==> flow/design.v <==
module sensor_if(input sens_active,reset,clk,output passed);
reg [255-1:0] shift_reg;
reg compleated,uninterupted;
  always @(posedge clk) begin
  if(~reset && sens_active && ~uninterupted)begin
      shift_reg <= {shift_reg[255-2:0], sens_active};
      if(shift_reg[255-1])begin
        uninterupted = 1;
        shift_reg <= 0;
      end
    end  
    if(~reset && uninterupted && ~sens_active)begin
      shift_reg <= {shift_reg[255-2:0], ~sens_active};
    end if(uninterupted && shift_reg[255-1] && ~sens_active) begin
      compleated = 1;
    end
    if(reset) begin
      shift_reg <= 0;
      compleated = 0;
      uninterupted = 0;
    end
  end
  assign passed = compleated;
endmodule
# From RTL to reports: sensor_if
# What the tools print for sensor_if, step after step.
# Line numbers count from 1 in the design file above.
# Operators: Yosys type, input widths -> output width; for muxes data width and select width s.
# Cell names lack the library's common part.
# Not given: --
# setup
top_module	sensor_if
clock_port	clk
lib	sky130hd
lib_corner	tt_025C_1v80

# Word level
# Counts by Yosys on the flattened word-level netlist (proc, flatten, opt, wreduce; memories kept). Register bits leave out memories and registers merged into their read ports (data or address). Print and check cells are left out. Cells with the same type and inputs are merged into one.
# word_totals
ff_bits	257
latchBits	0
mem_bits_rw	0
romBits	0
clocked_rd_ports_x_width	0
n_memories	0
in_bits	3
out_inout_bits	1
word_cells	18
# op_classes
add_sub_neg	0
multipliers	0
n_div	0
cmp	0
equal	0
n_shift	0
n_mux	5
logic	3
n_reduce_logical	7
# ops
op	n
$mux 255	3
$logic_and 1x1->1	6
$not 1->1	3
$reduce_bool 2->1	1
$mux 1	2

# Depth
# Longest topological path by Yosys (ltp), each cell counted once; first at word level (registers and memories cut), then after technology mapping (sequential cells cut; the memories' decode and read muxes count).
# depth
ltp_word	7
ABC_AREA	0
depth_mapped	6
depth_no_buf	3

# Mapped cells and area
# Yosys stat after the flow's synthesis: flattened, memories mapped to cells. It holds for the ABC_AREA given above (unset counts as 0); a run with the other value may have another netlist.
# by_type
type	n	area_total_um2
dfxtp_1	257	5.14E+03
a21oi_1	256	1.28E+03
nand2_1	255	957.168
o21ai_0	154	770.739
o21ai_1	100	500.48
buf_2	41	205.197
clkbuf_1	45	168.912
buf_6	12	135.13
clkbuf_2	13	65.062
buf_4	2	15.014
nor3b_2	1	12.512
nor2_1	3	11.261
xnor2_1	1	8.758
a211oi_1	1	7.507
and2b_1	1	7.507
inv_1	1	3.754
# mapped
stdcells	1143
mapped_area_um2	9295.2
seq_area_um2	5144.9
ffs	257
n_buf	113

# Timing after synthesis
# Source: OpenSTA report_checks on the synthesized netlist (no wires, ideal clock, input and output delay 20% of the period each), path of least setup slack; recovery checks are left aside. Register names are those of the netlist, which keeps one name where synthesis merged equal registers.
# synth_path
path_type	input to register
startpoint	in reset
endpoint	reg shift_reg[202]
clock_period_ps	5000
setup_ps	132
launch_ps	1000
arrival_time_ps	1761
setup_slack_ps	3107
path_delay_ps	893
driving_pins	4
synth_period_reached_ps	1893
# "path_delay_ps" = arrival - input delay + setup time.
# "driving_pins": output pins that drive a net of the path, with the launching flip-flop's if there is one; two outputs of one cell count as two.
# "synth_period_reached_ps" = period - worst setup slack (recovery checks aside). The figure is calculated, with input and output delays left at 20% of the set period.
# The rows between start and end are the longest chain of elaborated cells between them; the timing report does not say that the signal goes this way. Where chains are equally long, one stands for them.
# A line is the first line of the expression or statement that the cell stems from. Yosys adds cells for indexed reads and writes and turns some case tables into memories.
# A register here has more assigning lines than the two given.
# synth_between
path_cell_list	clkbuf_1 > clkbuf_1 > clkbuf_1 > a21oi_1
elab_chain_len	7
# synth_rtl
item	line_no	rtl
start: declaration	1	module sensor_if(input sens_active,reset,clk,output passed);
$not 1->1	5	if(~reset && sens_active && ~uninterupted)begin
$logic_and 1x1->1 (2 in a row)	5
$mux 1	5
$logic_and 1x1->1 (2 in a row)	12	if(~reset && uninterupted && ~sens_active)begin
$mux 255	12
end: assignment	6	shift_reg <= {shift_reg[255-2:0], sens_active};
end: assignment	13	shift_reg <= {shift_reg[255-2:0], ~sens_active};
end: declaration	2	reg [255-1:0] shift_reg;

# Timing after layout
# Path of least setup slack in the final report of job 1 (OpenROAD, finished layout, wires in). Where an end is a register, its clock arrival counts in the times.
# The report prints the path's times to 10 ps; the period is as set.
# layout_path
path_type	register to output
startpoint	reg compleated
endpoint	out passed
clock_period_ps	2650
output_delay_ps	530
launch_ps	540
arrival_time_ps	1400
setup_slack_ps	720
driving_pins	2
# layout_between
path_cell_list	dfxtp_1 > clkdlybuf4s50_1
elab_chain_len	0
# layout_rtl
item	line_no	rtl
start: declaration	3	reg compleated,uninterupted;
start: assignment	15	compleated = 1;
start: assignment	19	compleated = 0;
end: declaration	1	module sensor_if(input sens_active,reset,clk,output passed);

--- measured runs ---
Measured results for sensor_if: 4 stored runs of the Yosys and OpenROAD flow on sky130hd. The settings differ; the order carries no meaning. The constraints put input and output delay at 20% of the set period each and load the outputs with 0.01 pF.
"clock_period_reached_ps" is the run's clock period less its worst setup slack. It is reckoned from that one timing run; input and output delays stay at 20% of the period that was set.
"critical_path_time_ps" means the part of the period allowed to the worst setup path (the constraints hold back 20% at inputs and 20% at outputs) less its slack; where the path has registers, the arrival times of their clocks count too.
"power_w" rests on the timing tool's default activity at the inputs, not on a simulated workload.
"critical_path_time_ps" is given in steps of 10 ps.

Job 1, flow files:
==> flow/run.sh <==
#!/bin/bash
# the make line also repeats the synthesis and layout settings of config.mk as NAME=value (left out here)
make -C /OpenROAD-flow-scripts/flow DESIGN_CONFIG=/design/flow/config.mk WORK_HOME=/design/flow/orfs CLKGATE_MAP_FILE= finish
==> flow/config.mk <==
export PLATFORM = sky130hd
export DESIGN_NAME = sensor_if
export DESIGN_NICKNAME = sensor_if
export VERILOG_FILES = /design/flow/design.v
export SDC_FILE = /design/flow/constraint.sdc
export NUM_CORES = 4
export LEC_CHECK = 0
export CAP_MARGIN = 20
export CELL_PAD_IN_SITES_DETAIL_PLACEMENT = 1
export CORE_ASPECT_RATIO = 1.55
export CORE_MARGIN = 2
export CORE_UTILIZATION = 25
export CTS_CLUSTER_SIZE = 93
export MIN_ROUTING_LAYER = met2
export PLACE_DENSITY_LB_ADDON = 0.13
export SETUP_SLACK_MARGIN = 0.39
export SLEW_MARGIN = 20
==> flow/constraint.sdc <==
create_clock -name core_clock -period 2.65 [get_ports {clk}]
set_input_delay 0.5300 -clock core_clock [delete_from_list [all_inputs] [get_ports {clk}]]
set_output_delay 0.5300 -clock core_clock [all_outputs]
set_load 0.01 [all_outputs]

==> results of job 1, as CSV <==
result,value
power_w,0.007865
finalUtil_pct,29.0
synth_chip_area_um2,9295.2
worst_setup_slack_ps,715
timing.setup.tns_ps,0
critical_path_time_ps,1400
critical_path_type,"register to output"
post_route_stdcell_area_um2,10605.2
clock_period_reached_ps,1935
hold_ws_ps,450
design.die.area_um2,38776.3

Job 2, flow files:
==> flow/run.sh <==
#!/bin/bash
# the make line also repeats the synthesis and layout settings of config.mk as NAME=value (left out here)
make -C /OpenROAD-flow-scripts/flow DESIGN_CONFIG=/design/flow/config.mk WORK_HOME=/design/flow/orfs CLKGATE_MAP_FILE= finish
==> flow/config.mk <==
export PLATFORM = sky130hd
export DESIGN_NAME = sensor_if
export DESIGN_NICKNAME = sensor_if
export VERILOG_FILES = /design/flow/design.v
export SDC_FILE = /design/flow/constraint.sdc
export NUM_CORES = 4
export LEC_CHECK = 0
export ABC_AREA = 1
export CAP_MARGIN = 30
export CELL_PAD_IN_SITES_GLOBAL_PLACEMENT = 3
export CORE_ASPECT_RATIO = 1.82
export CORE_MARGIN = 4
export CORE_UTILIZATION = 41
export CTS_CLUSTER_DIAMETER = 22
export CTS_CLUSTER_SIZE = 37
export GPL_ROUTABILITY_DRIVEN = 1
export HOLD_SLACK_MARGIN = 0.2
export MIN_ROUTING_LAYER = met2
export PLACE_DENSITY_LB_ADDON = 0.02
export SLEW_MARGIN = 20
export TNS_END_PERCENT = 30
==> flow/constraint.sdc <==
create_clock -name core_clock -period 1.85 [get_ports {clk}]
set_input_delay 0.3700 -clock core_clock [delete_from_list [all_inputs] [get_ports {clk}]]
set_output_delay 0.3700 -clock core_clock [all_outputs]
set_load 0.01 [all_outputs]

Job 2: unfinished; error FLW-0024 in placement

Job 3, flow files:
==> flow/run.sh <==
#!/bin/bash
# the make line also repeats the synthesis and layout settings of config.mk as NAME=value (left out here)
make -C /OpenROAD-flow-scripts/flow DESIGN_CONFIG=/design/flow/config.mk WORK_HOME=/design/flow/orfs CLKGATE_MAP_FILE= finish
==> flow/config.mk <==
export PLATFORM = sky130hd
export DESIGN_NAME = sensor_if
export DESIGN_NICKNAME = sensor_if
export VERILOG_FILES = /design/flow/design.v
export SDC_FILE = /design/flow/constraint.sdc
export NUM_CORES = 4
export LEC_CHECK = 0
export ABC_AREA = 1
export CAP_MARGIN = 20
export CELL_PAD_IN_SITES_DETAIL_PLACEMENT = 2
export CORE_ASPECT_RATIO = 0.74
export CORE_MARGIN = 2
export CORE_UTILIZATION = 28
export GPL_ROUTABILITY_DRIVEN = 0
export PLACE_DENSITY_LB_ADDON = 0.13
export SETUP_SLACK_MARGIN = -0.01
export SLEW_MARGIN = 15
==> flow/constraint.sdc <==
create_clock -name core_clock -period 2.37 [get_ports {clk}]
set_input_delay 0.4740 -clock core_clock [delete_from_list [all_inputs] [get_ports {clk}]]
set_output_delay 0.4740 -clock core_clock [all_outputs]
set_load 0.01 [all_outputs]

==> results of job 3, as CSV <==
result,value
clock_period_reached_ps,1935
critical_path_time_ps,1460
critical_path_type,"register to output"
post_route_stdcell_area_um2,17788.3
timing.setup.tns_ps,0
finalUtil_pct,32.0
power_w,0.012193
hold_ws_ps,470
design.die.area_um2,58462.4
synth_chip_area_um2,15826.4
worst_setup_slack_ps,435

Job 4, flow files:
==> flow/run.sh <==
#!/bin/bash
# the make line also repeats the synthesis and layout settings of config.mk as NAME=value (left out here)
make -C /OpenROAD-flow-scripts/flow DESIGN_CONFIG=/design/flow/config.mk WORK_HOME=/design/flow/orfs CLKGATE_MAP_FILE= finish
==> flow/config.mk <==
export PLATFORM = sky130hd
export DESIGN_NAME = sensor_if
export DESIGN_NICKNAME = sensor_if
export VERILOG_FILES = /design/flow/design.v
export SDC_FILE = /design/flow/constraint.sdc
export NUM_CORES = 4
export LEC_CHECK = 0
export CAP_MARGIN = 20
export CORE_MARGIN = 2
export CORE_UTILIZATION = 40
export CTS_CLUSTER_DIAMETER = 89
export SLEW_MARGIN = 20
==> flow/constraint.sdc <==
create_clock -name core_clock -period 1.64 [get_ports {clk}]
set_input_delay 0.3280 -clock core_clock [delete_from_list [all_inputs] [get_ports {clk}]]
set_output_delay 0.3280 -clock core_clock [all_outputs]
set_load 0.01 [all_outputs]

==> results of job 4, as CSV <==
result,value
post_route_stdcell_area_um2,10627.7
timing.setup.tns_ps,0
power_w,0.012614
worst_setup_slack_ps,185
finalUtil_pct,46.8
clock_period_reached_ps,1455
design.die.area_um2,24473.5
hold_ws_ps,150
critical_path_time_ps,1130
critical_path_type,"register to output"
synth_chip_area_um2,9295.2
--- end ---
